==> flow/design.v <==
`timescale 1ns / 1ps
module get_conv_target_angle(
input signed [19:0] target_angle,
output reg signed [19:0] target_angle_conv,
output reg [2:0] quadrant_loc
    );
  always@(*)
    begin
        if ((target_angle >{16'd90,4'd0}) && (target_angle <= {16'd180,4'd0})) target_angle_conv = target_angle - {16'd90,4'd0};
        else if ((target_angle >{16'd180,4'd0}) && (target_angle <= {16'd270,4'd0})) target_angle_conv = target_angle - {16'd180,4'd0};
        else if ((target_angle > {16'd270,4'd0}) && (target_angle <= {16'd360,4'd0})) target_angle_conv = target_angle - {16'd360,4'd0};
        else target_angle_conv = target_angle;
    end 
  always@(*)
    begin
        if ((target_angle >{16'd90,4'd0}) && (target_angle <= {16'd180,4'd0})) quadrant_loc = 3'd2;
        else if ((target_angle >{16'd180,4'd0}) && (target_angle <= {16'd270,4'd0})) quadrant_loc = 3'd3;
        else if ((target_angle > {16'd270,4'd0}) && (target_angle <= {16'd360,4'd0})) quadrant_loc = 3'd4;
        else quadrant_loc = 3'd1;
    end    
endmodule
`timescale 1ns / 1ps
module output_mapping(
input signed [19:0] x, 
input signed [19:0] y,
input [2:0] quadrant_loc,
output reg signed [19:0] x_res,
output reg signed [19:0] y_res
    );
always@(*)
    begin
        if (quadrant_loc == 3'd2) x_res = -y;
        else if (quadrant_loc == 3'd3) x_res = -x;
        else  x_res = x; 
    end
 always@(*)
   begin
     if (quadrant_loc == 3'd2)       y_res = x;
     else if (quadrant_loc == 3'd3)  y_res = -y;
     else                            y_res = y; 
   end
endmodule
`timescale 1ns / 1ps
module cordic_sin_cos(clk,rst,target_angle,x_res,y_res);
 input clk,rst;   
 input signed [19:0] target_angle;    
 output reg signed [19:0] x_res;  
 output reg signed [19:0] y_res;  
 wire signed [19:0] x_res_comb;  
 wire signed [19:0] y_res_comb;  
 reg signed [19:0] x [9:0];   
 reg signed [19:0] y [9:0];   
 wire signed[19:0] arc_tan [8:0];   
 reg  signed[19:0] z[8:0];   
 reg  d[8:0];  
 wire signed [19:0] target_angle_conv;   
 wire [2:0] quadrant_loc;  
 assign arc_tan[0] = {{6{1'b0}},10'b0000101101,4'b0000};    
 assign arc_tan[1] = {{6{1'b0}},10'b0000011010,4'b1001};    
 assign arc_tan[2] = {{6{1'b0}},10'b0000001110,4'b0000};    
 assign arc_tan[3] = {{6{1'b0}},10'b0000000111,4'b0010};    
 assign arc_tan[4] = {{6{1'b0}},10'b0000000011,4'b1001};    
 assign arc_tan[5] = {{6{1'b0}},10'b0000000001,4'b1100};    
 assign arc_tan[6] = {{6{1'b0}},10'b0000000000,4'b1110};    
 assign arc_tan[7] = {{6{1'b0}},10'b0000000000,4'b0111};    
 assign arc_tan[8] = {{6{1'b0}},10'b0000000000,4'b0011};    
 get_conv_target_angle conv_angle(.target_angle(target_angle),.target_angle_conv(target_angle_conv),.quadrant_loc(quadrant_loc));
 output_mapping out_map(.x(x[9][19:0]),.y(y[9][19:0]),.quadrant_loc(quadrant_loc),.x_res(x_res_comb),.y_res(y_res_comb));
 always@(posedge clk)
  begin
    if (rst == 0)
       begin
         x_res [19:0]     <= 20'b0;
         y_res [19:0]     <= 20'b0;  
       end 
    else 
       begin
         x_res [19:0] <= x_res_comb;
         y_res [19:0] <= y_res_comb;
       end
  end
 always@(*)
   begin
      x[0] = 20'b00001001101101110001;  
      y[0] = 20'b00000000000000000000;  
      z[0] = target_angle_conv;  
      d[0] = (z[0][19] == 0) ? 1 : 0;   
   end
 always@(*)
   begin
     x[1] = (d[0] == 1) ? (x[0] - y[0]) : (x[0]+y[0]);
     y[1] = (d[0] == 1) ? (y[0] + x[0]) : (y[0]-x[0]);
     z[1] = (d[0] == 1) ? (z[0] - arc_tan[0]) : (z[0]+arc_tan[0]);
     d[1] = (z[1][19] == 0) ? 1 : 0;
     x[2] = (d[1] == 1) ? (x[1] - (y[1]>>>1)) : (x[1]+(y[1]>>>1));
     y[2] = (d[1] == 1) ? (y[1] + (x[1]>>>1)) : (y[1]-(x[1]>>>1));
     z[2] = (d[1] == 1) ? (z[1] - arc_tan[1]) : (z[1]+arc_tan[1]);
     d[2] = (z[2][19] == 0) ? 1 : 0;   
     x[3] = (d[2] == 1) ? (x[2] - (y[2]>>>2)) : (x[2]+(y[2]>>>2));
     y[3] = (d[2] == 1) ? (y[2] + (x[2]>>>2)) : (y[2]-(x[2]>>>2));
     z[3] = (d[2] == 1) ? (z[2] - arc_tan[2]) : (z[2]+arc_tan[2]);
     d[3] = (z[3][19] == 0) ? 1 : 0; 
     x[4] = (d[3] == 1) ? (x[3] - (y[3]>>>3)) : (x[3]+(y[3]>>>3));
     y[4] = (d[3] == 1) ? (y[3] + (x[3]>>>3)) : (y[3]-(x[3]>>>3));
     z[4] = (d[3] == 1) ? (z[3] - arc_tan[3]) : (z[3]+arc_tan[3]);
     d[4] = (z[4][19] == 0) ? 1 : 0; 
     x[5] = (d[4] == 1) ? (x[4] - (y[4]>>>4)) : (x[4]+(y[4]>>>4));
     y[5] = (d[4] == 1) ? (y[4] + (x[4]>>>4)) : (y[4]-(x[4]>>>4));
     z[5] = (d[4] == 1) ? (z[4] - arc_tan[4]) : (z[4]+arc_tan[4]);
     d[5] = (z[5][19] == 0) ? 1 : 0; 
     x[6] = (d[5] == 1) ? (x[5] - (y[5]>>>5)) : (x[5]+(y[5]>>>5));
     y[6] = (d[5] == 1) ? (y[5] + (x[5]>>>5)) : (y[5]-(x[5]>>>5));
     z[6] = (d[5] == 1) ? (z[5] - arc_tan[5]) : (z[5]+arc_tan[5]);
     d[6] = (z[6][19] == 0) ? 1 : 0; 
     x[7] = (d[6] == 1) ? (x[6] - (y[6]>>>6)) : (x[6]+(y[6]>>>6));
     y[7] = (d[6] == 1) ? (y[6] + (x[6]>>>6)) : (y[6]-(x[6]>>>6));
     z[7] = (d[6] == 1) ? (z[6] - arc_tan[6]) : (z[6]+arc_tan[6]);
     d[7] = (z[7][19] == 0) ? 1 : 0; 
     x[8] = (d[7] == 1) ? (x[7] - (y[7]>>>7)) : (x[7]+(y[7]>>>7));
     y[8] = (d[7] == 1) ? (y[7] + (x[7]>>>7)) : (y[7]-(x[7]>>>7));
     z[8] = (d[7] == 1) ? (z[7] - arc_tan[7]) : (z[7]+arc_tan[7]);
     d[8] = (z[8][19] == 0) ? 1 : 0; 
     x[9] = (d[8] == 1) ? (x[8] - (y[8]>>>8)) : (x[8]+(y[8]>>>8));
     y[9] = (d[8] == 1) ? (y[8] + (x[8]>>>8)) : (y[8]-(x[8]>>>8));
     z[9] = (d[8] == 1) ? (z[8] - arc_tan[8]) : (z[8]+arc_tan[8]);
     d[9] = (z[9][19] == 0) ? 1 : 0; 
   end
endmodule
==> reports on cordic_sin_cos <==
From RTL to reports: cordic_sin_cos
Each step is given for the RTL above and for the edited RTL.
"before" refers to lines of the RTL above, "after" to lines of the edited file.
"change": "after" minus "before" as printed here. "rel_change_pct": 100 x difference / "before".
Cell names lack the library's common part.
{ "design": {"top_module": "cordic_sin_cos", "clock_port": "clk", "library": "sky130hd", "pvt_corner": "tt_025C_1v80"} }

Edit of the RTL
The edit as a unified diff against the file above.
A script made this edit. It changes what the design does and was not meant as an optimisation.
begin of diff
@@ -31,5 +31,5 @@
     begin
         if (quadrant_loc == 3'd2) x_res = -y;
-        else if (quadrant_loc == 3'd3) x_res = -x;
+        else if (quadrant_loc >= 3'd3) x_res = -x;
         else  x_res = x; 
     end
end of diff

Word level
Counts by Yosys on the flattened word-level netlist (proc, flatten, opt, wreduce). Print and check cells are left out. Cells with the same type and inputs are merged into one.
{ "op_classes": {"columns": ["element", "before", "after", "change", "rel_change_pct"], "rows": [
  ["n_addsub", 53, 53, 0, 0.00],
  ["n_cmp", 6, 7, 1, 16.67],
  ["equal", 2, 2, 0, 0.00],
  ["mux", 44, 44, 0, 0.00],
  ["reduce_logical", 3, 3, 0, 0.00]
]} }
{ "op_table": {"columns": ["op", "before", "after", "change", "rel_change_pct"], "rows": [
  ["3-bit by 2-bit >= comparator with 1-bit output (second input constant)", 0, 1, 1, null],
  ["20-bit two-way mux", 32, 32, 0, 0.00],
  ["1-bit two-way mux", 9, 9, 0, 0.00],
  ["1-bit logical AND", 3, 3, 0, 0.00],
  ["3-bit two-way mux", 3, 3, 0, 0.00],
  ["20-bit by 12-bit adder with 20-bit output", 2, 2, 0, 0.00],
  ["20-bit by 13-bit adder with 20-bit output", 2, 2, 0, 0.00],
  ["20-bit by 14-bit adder with 20-bit output", 2, 2, 0, 0.00],
  ["20-bit by 15-bit adder with 20-bit output", 2, 2, 0, 0.00],
  ["20-bit by 16-bit adder with 20-bit output", 2, 2, 0, 0.00],
  ["20-bit by 17-bit adder with 20-bit output", 2, 2, 0, 0.00],
  ["20-bit by 18-bit adder with 20-bit output", 2, 2, 0, 0.00],
  ["3-bit by 2-bit equality test with 1-bit output (second input constant)", 2, 2, 0, 0.00],
  ["20-bit by 13-bit less-or-equal comparator with 1-bit output (second input constant)", 2, 2, 0, 0.00],
  ["20-bit negation", 2, 2, 0, 0.00],
  ["20-bit by 11-bit subtractor with 20-bit output (second input constant)", 2, 2, 0, 0.00],
  ["20-bit by 12-bit subtractor with 20-bit output", 2, 2, 0, 0.00],
  ["20-bit by 13-bit subtractor with 20-bit output", 2, 2, 0, 0.00],
  ["20-bit by 14-bit subtractor with 20-bit output", 2, 2, 0, 0.00],
  ["20-bit by 15-bit subtractor with 20-bit output", 2, 2, 0, 0.00],
  ["20-bit by 16-bit subtractor with 20-bit output", 2, 2, 0, 0.00],
  ["20-bit by 17-bit subtractor with 20-bit output", 2, 2, 0, 0.00],
  ["20-bit by 18-bit subtractor with 20-bit output", 2, 2, 0, 0.00],
  ["17-bit by 19-bit adder with 20-bit output (first input constant)", 1, 1, 0, 0.00],
  ["20-bit by 10-bit adder with 20-bit output (second input constant)", 1, 1, 0, 0.00],
  ["20-bit by 11-bit adder with 20-bit output (second input constant)", 1, 1, 0, 0.00],
  ["20-bit by 16-bit adder with 20-bit output (second input constant)", 1, 1, 0, 0.00],
  ["20-bit by 4-bit adder with 20-bit output (second input constant)", 1, 1, 0, 0.00]
]} }
The list need not be complete.
{ "bits": {"columns": ["element", "before", "after", "change", "rel_change_pct"], "rows": [
  ["reg_bits", 40, 40, 0, 0.00],
  ["in_bits", 22, 22, 0, 0.00],
  ["output_inout_bits", 40, 40, 0, 0.00],
  ["elab_cells", 110, 111, 1, 0.91]
]} }

Depth
Yosys ltp: most cells in a row. Word level: on the elaborated netlist, between registers, memories and ports. Mapped: between sequential cells and ports; inverters and the memories' decode and read muxes count.
{ "logic_depth": {"columns": ["element", "before", "after", "change", "rel_change_pct"], "rows": [
  ["depth_word", 26, 26, 0, 0.00],
  ["ABC_AREA", "0", "0", null, null],
  ["ltp_mapped", 152, 151, -1, -0.66],
  ["depth_no_buf", 143, 145, 2, 1.40]
]} }

After synthesis
The flow's flattened synthesis, as Yosys stat reports it; memories are mapped. The netlist is that of the ABC_AREA named above (0 if unset); the other value can give another one.
{ "by_type": {"columns": ["type", "before", "after", "change", "rel_change_pct"], "rows": [
  ["nor2_1", 272, 303, 31, 11.40],
  ["or3_1", 44, 17, -27, -61.36],
  ["o21a_1", 71, 46, -25, -35.21],
  ["a21oi_1", 288, 265, -23, -7.99],
  ["nor2b_1", 57, 39, -18, -31.58],
  ["nand2_1", 212, 197, -15, -7.08],
  ["a211oi_1", 19, 33, 14, 73.68],
  ["xnor2_1", 324, 337, 13, 4.01],
  ["o211a_1", 12, 0, -12, -100.00],
  ["and2_1", 30, 19, -11, -36.67],
  ["nor3_1", 73, 64, -9, -12.33],
  ["xor2_1", 141, 133, -8, -5.67],
  ["o21bai_1", 78, 70, -8, -10.26],
  ["a222oi_1", 10, 3, -7, -70.00],
  ["inv_1", 210, 216, 6, 2.86],
  ["nand3b_1", 7, 13, 6, 85.71],
  ["nand4b_1", 7, 1, -6, -85.71],
  ["xnor2_4", 1, 7, 6, 600.00]
]} }
The list need not be complete.
{ "synth_totals": {"columns": ["element", "before", "after", "change", "rel_change_pct"], "rows": [
  ["cells", 3113, 3045, -68, -2.18],
  ["mapped_area_mm2", 0.0225654, 0.0223051, -0.0002603, -1.15],
  ["seq_area_mm2", 0.0008008, 0.0008008, 0.0000000, 0.00],
  ["ffs", 40, 40, 0, 0.00],
  ["buffers", 55, 56, 1, 1.82]
]} }
The figures by module come from a second, unflattened synthesis with its own total; it is not the netlist above.
{ "hier_totals": {"columns": ["element", "before", "after", "change", "rel_change_pct"], "rows": [
  ["cells_unflattened", 3291, 3345, 54, 1.64],
  ["hier_area_mm2", 0.0240205, 0.0241869, 0.0001664, 0.69]
]} }
Each row is one instance without its submodules.
{ "by_module_before": {"columns": ["mod", "n_inst", "cells", "area_mm2", "mod_seq_area_mm2"], "rows": [
  ["cordic_sin_cos", 1, 2911, 0.0216282, 0.0008008],
  ["output_mapping", 1, 270, 0.0016065, 0],
  ["(name not given)", 1, 110, 0.0007858, 0]
]} }
{ "by_module_after": {"columns": ["mod", "n_inst", "cells", "area_mm2", "mod_seq_area_mm2"], "rows": [
  ["cordic_sin_cos", 1, 2986, 0.0218697, 0.0008008],
  ["output_mapping", 1, 249, 0.0015315, 0],
  ["(name not given)", 1, 110, 0.0007858, 0]
]} }

Timing after synthesis
Source: OpenSTA report_checks on the synthesized netlist (no wires, ideal clock, input and output delay 20% of the period each), path of least setup slack; recovery checks are left aside. Register names are those of the netlist, which keeps one name where synthesis merged equal registers.
{ "synth_path": {"columns": ["element", "before", "after", "change", "rel_change_pct"], "rows": [
  ["path_kind", "input -> register", "input -> register", null, null],
  ["from", "in (no name shown)", "in (no name shown)", null, null],
  ["to", "reg x_res[18]", "reg x_res[19]", null, null],
  ["clock_period_ns", 35.0, 35.0, 0.0, 0.00],
  ["input_delay_ns", 7.000, 7.000, 0.000, 0.00],
  ["setup_ns", 0.121, 0.124, 0.003, null],
  ["t_first_pin_ns", 7.000, 7.000, 0.000, 0.00],
  ["t_arrival_ns", 34.102, 33.930, -0.172, -0.50],
  ["required_ns", 34.879, 34.876, -0.003, -0.01],
  ["setup_slack_ns", 0.777, 0.946, 0.169, null],
  ["delay_ns", 27.223, 27.054, -0.169, -0.62],
  ["path_stages", 129, 129, 0, 0.00],
  ["n_path_buf", 12, 10, -2, -16.67],
  ["period_less_setup_slack_ns", 34.223, 34.054, -0.169, -0.49]
]} }
"delay_ns" is the arrival time less input delay plus setup time.
"path_stages" counts driving pins, that of a launching flip-flop among them; a cell with two outputs on the path counts twice.
"period_less_setup_slack_ns" is the clock period less the worst setup slack; recovery checks do not enter. This is arithmetic on one report: input and output delays are still those of the set period (20% each).
The rows between start and end are the longest chain of elaborated cells between them; the timing report does not say that the signal goes this way. Where chains are equally long, one stands for them.
A line is the first line of the expression or statement that the cell stems from. Yosys adds cells for indexed reads and writes and turns some case tables into memories.
{ "synth_via_before": {"path_cell_list": "buf_4 > or4_4 > nor3b_2 > o211ai_2 > o2111a_1 > o21ai_4 > clkinv_1 > ha_1 > a21oi_1 > o21bai_1 > a21oi_1 > o21bai_1 > a21oi_1 > o21bai_1 > a21oi_1 > o21bai_1 > a21oi_1 > o21bai_1 > (+93 left out) > o21ai_0 > a21oi_1 > o21ai_0 > a21oi_1 > o21ai_0 > a21oi_1 > o21ai_0 > nand2_1 > nor2_1 > nor2_1 > or4_1 > nor3_1 > or3b_2 > nor3_1 > nor3b_1 > xnor2_1 > a211oi_1 > nor2b_1", "elab_chain_cells": 26, "cells_between": 106, "classes_between": "add/sub: 53; compare: 6; eq/ne: 2; mux: 42; reduce/logical: 3"} }
{ "synth_lines_before": {"columns": ["element", "line_no", "text"], "rows": [
  ["start, declared", 46, null],
  ["20-bit by 13-bit > comparator with 1-bit output", 11, null],
  ["1-bit logical AND", 11, null],
  ["20-bit two-way mux", 11, null],
  ["20-bit two-way mux", 10, null],
  ["20-bit two-way mux", 9, null],
  ["1-bit two-way mux", 87, "d[0] = (z[0][19] == 0) ? 1 : 0;"],
  ["20-bit two-way mux", 92, "y[1] = (d[0] == 1) ? (y[0] + x[0]) : (y[0]-x[0]);"],
  ["(+12 left out)", null, null],
  ["20-bit by 13-bit adder with 20-bit output", 119, "x[8] = (d[7] == 1) ? (x[7] - (y[7]>>>7)) : (x[7]+(y[7]>>>7));"],
  ["20-bit two-way mux", 119, null],
  ["20-bit by 12-bit adder with 20-bit output", 123, "x[9] = (d[8] == 1) ? (x[8] - (y[8]>>>8)) : (x[8]+(y[8]>>>8));"],
  ["20-bit two-way mux", 123, null],
  ["20-bit negation", 33, "else if (quadrant_loc == 3'd3) x_res = -x;"],
  ["20-bit two-way mux", 33, null],
  ["20-bit two-way mux", 32, "if (quadrant_loc == 3'd2) x_res = -y;"],
  ["end, assigned", 73, "x_res [19:0]     <= 20'b0;"],
  ["end, assigned", 78, "x_res [19:0] <= x_res_comb;"],
  ["end, declared", 47, "output reg signed [19:0] x_res;"]
]} }
{ "synth_via_after": {"path_cell_list": "inv_1 > ha_1 > a21oi_1 > o21ai_0 > a31o_2 > and2_1 > buf_2 > clkbuf_1 > xnor2_1 > ha_1 > a21o_1 > a21oi_1 > o21bai_1 > a21oi_1 > o21bai_1 > a21oi_1 > o21bai_1 > a21oi_1 > (+93 left out) > ha_1 > nor2b_1 > o21ai_0 > a21oi_1 > o21ai_0 > nand2_1 > nor2_1 > nor2_1 > or4_1 > or3_1 > nor2_1 > nand3b_1 > nor3_1 > nor3b_1 > nor3b_1 > nor3b_1 > xnor2_1 > o22ai_1", "elab_chain_cells": 26, "cells_between": 106, "classes_between": "add/sub: 53; compare: 7; eq/ne: 1; mux: 42; reduce/logical: 3"} }
{ "synth_lines_after": {"columns": ["element", "line_no", "text"], "rows": [
  ["start, declared", 46, null],
  ["20-bit by 13-bit > comparator with 1-bit output", 11, null],
  ["1-bit logical AND", 11, null],
  ["20-bit two-way mux", 11, null],
  ["20-bit two-way mux", 10, null],
  ["20-bit two-way mux", 9, null],
  ["1-bit two-way mux", 87, "d[0] = (z[0][19] == 0) ? 1 : 0;"],
  ["20-bit two-way mux", 92, "y[1] = (d[0] == 1) ? (y[0] + x[0]) : (y[0]-x[0]);"],
  ["(+12 left out)", null, null],
  ["20-bit by 13-bit adder with 20-bit output", 119, "x[8] = (d[7] == 1) ? (x[7] - (y[7]>>>7)) : (x[7]+(y[7]>>>7));"],
  ["20-bit two-way mux", 119, null],
  ["20-bit by 12-bit adder with 20-bit output", 123, "x[9] = (d[8] == 1) ? (x[8] - (y[8]>>>8)) : (x[8]+(y[8]>>>8));"],
  ["20-bit two-way mux", 123, null],
  ["20-bit negation", 33, "else if (quadrant_loc >= 3'd3) x_res = -x;"],
  ["20-bit two-way mux", 33, null],
  ["20-bit two-way mux", 32, "if (quadrant_loc == 3'd2) x_res = -y;"],
  ["end, assigned", 73, "x_res [19:0]     <= 20'b0;"],
  ["end, assigned", 78, "x_res [19:0] <= x_res_comb;"],
  ["end, declared", 47, "output reg signed [19:0] x_res;"]
]} }

Path in the finished layout
Path of least setup slack in the final report of the runs of pair 1 (OpenROAD, finished layout, wires in). Where an end is a register, its clock arrival counts in the times.
{ "layout_path": {"columns": ["element", "before", "after", "change", "rel_change_pct"], "rows": [
  ["path_kind", "input -> register", "input -> register", null, null],
  ["from", "in (no name shown)", "in (no name shown)", null, null],
  ["to", "reg x_res[19]", "reg y_res[19]", null, null],
  ["clock_period_ns", 33.7, 33.7, 0.0, 0.00],
  ["input_delay_ns", 6.74, 6.74, 0.00, 0.00],
  ["setup_ns", 0.06, 0.06, 0.00, null],
  ["t_first_pin_ns", 6.74, 6.74, 0.00, 0.00],
  ["t_arrival_ns", 32.07, 32.30, 0.23, 0.72],
  ["required_ns", 33.93, 33.91, -0.02, -0.06],
  ["setup_slack_ns", 1.86, 1.61, -0.25, null],
  ["path_stages", 114, 119, 5, 4.39],
  ["n_path_buf", 2, 6, 4, 200.00]
]} }
The rows between start and end are the longest chain of elaborated cells between them; the timing report does not say that the signal goes this way. Where chains are equally long, one stands for them.
{ "layout_via_before": {"path_cell_list": "clkdlybuf4s50_1 > or4_4 > nor3b_2 > o211ai_2 > a21o_1 > nand2_1 > nand2_1 > o21ai_0 > o21ai_0 > ha_1 > a21oi_1 > o21bai_1 > a21oi_1 > o21bai_1 > a21oi_1 > o21bai_1 > a21oi_2 > o21bai_1 > (+78 left out) > o21ai_0 > or3b_1 > o211ai_1 > and2_1 > o21ai_0 > nor2_1 > nor2_1 > ha_1 > inv_1 > o21bai_1 > a21oi_1 > o21bai_1 > a31oi_1 > o21a_1 > or3_1 > a211o_1 > a211o_1 > nand4_1", "elab_chain_cells": 26, "cells_between": 106, "classes_between": "add/sub: 53; compare: 6; eq/ne: 2; mux: 42; reduce/logical: 3"} }
{ "layout_lines_before": {"columns": ["element", "line_no", "text"], "rows": [
  ["start, declared", 46, null],
  ["20-bit by 13-bit > comparator with 1-bit output", 11, null],
  ["1-bit logical AND", 11, null],
  ["20-bit two-way mux", 11, null],
  ["20-bit two-way mux", 10, null],
  ["20-bit two-way mux", 9, null],
  ["1-bit two-way mux", 87, "d[0] = (z[0][19] == 0) ? 1 : 0;"],
  ["20-bit two-way mux", 92, "y[1] = (d[0] == 1) ? (y[0] + x[0]) : (y[0]-x[0]);"],
  ["(+12 left out)", null, null],
  ["20-bit by 13-bit adder with 20-bit output", 119, "x[8] = (d[7] == 1) ? (x[7] - (y[7]>>>7)) : (x[7]+(y[7]>>>7));"],
  ["20-bit two-way mux", 119, null],
  ["20-bit by 12-bit adder with 20-bit output", 123, "x[9] = (d[8] == 1) ? (x[8] - (y[8]>>>8)) : (x[8]+(y[8]>>>8));"],
  ["20-bit two-way mux", 123, null],
  ["20-bit negation", 33, "else if (quadrant_loc == 3'd3) x_res = -x;"],
  ["20-bit two-way mux", 33, null],
  ["20-bit two-way mux", 32, "if (quadrant_loc == 3'd2) x_res = -y;"],
  ["end, assigned", 73, "x_res [19:0]     <= 20'b0;"],
  ["end, assigned", 78, "x_res [19:0] <= x_res_comb;"],
  ["end, declared", 47, "output reg signed [19:0] x_res;"]
]} }
{ "layout_via_after": {"path_cell_list": "clkdlybuf4s50_1 > nor4_4 > nand4b_2 > a31oi_4 > buf_4 > nand2_2 > a21oi_1 > a21oi_2 > nor2_4 > ha_1 > a21o_1 > a21oi_1 > o21bai_1 > a21oi_2 > o21bai_1 > a21oi_2 > o21bai_1 > a21oi_2 > (+83 left out) > xor2_1 > inv_1 > or4_1 > nand2_1 > xnor2_1 > ha_1 > a21oi_1 > o21bai_1 > a21oi_2 > o21bai_1 > a21oi_2 > o21ai_1 > a21o_1 > a21oi_1 > xnor2_1 > xnor2_1 > a221oi_1 > a21boi_1", "elab_chain_cells": 26, "cells_between": 105, "classes_between": "add/sub: 52; compare: 6; eq/ne: 2; mux: 42; reduce/logical: 3"} }
{ "layout_lines_after": {"columns": ["element", "line_no", "text"], "rows": [
  ["start, declared", 46, null],
  ["20-bit by 13-bit > comparator with 1-bit output", 11, null],
  ["1-bit logical AND", 11, null],
  ["20-bit two-way mux", 11, null],
  ["20-bit two-way mux", 10, null],
  ["20-bit two-way mux", 9, null],
  ["1-bit two-way mux", 87, "d[0] = (z[0][19] == 0) ? 1 : 0;"],
  ["20-bit two-way mux", 92, "y[1] = (d[0] == 1) ? (y[0] + x[0]) : (y[0]-x[0]);"],
  ["(+12 left out)", null, null],
  ["20-bit by 13-bit subtractor with 20-bit output", 120, "y[8] = (d[7] == 1) ? (y[7] + (x[7]>>>7)) : (y[7]-(x[7]>>>7));"],
  ["20-bit two-way mux", 120, null],
  ["20-bit by 12-bit subtractor with 20-bit output", 124, "y[9] = (d[8] == 1) ? (y[8] + (x[8]>>>8)) : (y[8]-(x[8]>>>8));"],
  ["20-bit two-way mux", 124, null],
  ["20-bit negation", 39, "else if (quadrant_loc == 3'd3)  y_res = -y;"],
  ["20-bit two-way mux", 39, null],
  ["20-bit two-way mux", 38, "if (quadrant_loc == 3'd2)       y_res = x;"],
  ["end, assigned", 74, "y_res [19:0]     <= 20'b0;"],
  ["end, assigned", 79, "y_res [19:0] <= y_res_comb;"],
  ["end, declared", 48, "output reg signed [19:0] y_res;"]
]} }

Flow runs
Both versions went through the flow (Yosys, OpenROAD) with the same settings in each pair. Constraints: input delay and output delay 20% of the set period each, output load 0.01 pF.
{ "flow_settings_pair_1": {"period_ns": 33.7, "CAP_MARGIN": 20, "CORE_MARGIN": 2, "CORE_UTILIZATION": 40, "SLEW_MARGIN": 20} }
{ "measured_pair_1": {"columns": ["element", "before", "after", "change", "rel_change_pct"], "rows": [
  ["synth_chip_area_mm2", 0.0225654, 0.0223051, -0.0002603, -1.15],
  ["dieArea_mm2", 0.0583295, 0.0576672, -0.0006623, -1.14],
  ["cell_area_final_mm2", 0.0249214, 0.0246324, -0.0002890, -1.16],
  ["layout_utilization_pct", 44.5, 44.7, 0.2, null],
  ["timing.setup.ws_ns", 1.860, 1.611, -0.249, null],
  ["setup_tns_ns", 0.000, 0.000, 0.000, null],
  ["holdWs_ns", 7.298, 7.387, 0.089, null],
  ["achieved_clock_period_ns", 31.840, 32.089, 0.249, 0.78]
]} }
{ "flow_settings_pair_2": {"ABC_AREA": 0, "CORE_UTILIZATION": 32, "CTS_CLUSTER_SIZE": 87, "MAX_ROUTING_LAYER": "met4", "PLACE_DENSITY_LB_ADDON": 0.21, "SETUP_SLACK_MARGIN": 5.0, "SLEW_MARGIN": 25, "TNS_END_PERCENT": 10, "period_ns": 27.9, "CAP_MARGIN": 20, "CORE_MARGIN": 2} }
{ "measured_pair_2": {"columns": ["element", "before", "after", "change", "rel_change_pct"], "rows": [
  ["synth_chip_area_mm2", 0.0225654, 0.0223051, -0.0002603, -1.15],
  ["dieArea_mm2", 0.0726572, 0.071832, -0.0008252, -1.14],
  ["cell_area_final_mm2", 0.03782, 0.0358431, -0.0019769, -5.23],
  ["layout_utilization_pct", 54.1, 52.1, -2.0, null],
  ["timing.setup.ws_ns", 0.677, 0.464, -0.213, null],
  ["setup_tns_ns", 0.000, 0.000, 0.000, null],
  ["holdWs_ns", 6.168, 6.029, -0.139, null],
  ["achieved_clock_period_ns", 27.223, 27.436, 0.213, 0.78]
]} }
"achieved_clock_period_ns" means the clock period less the worst setup slack. The figure is calculated, with input and output delays left at 20% of the set period.
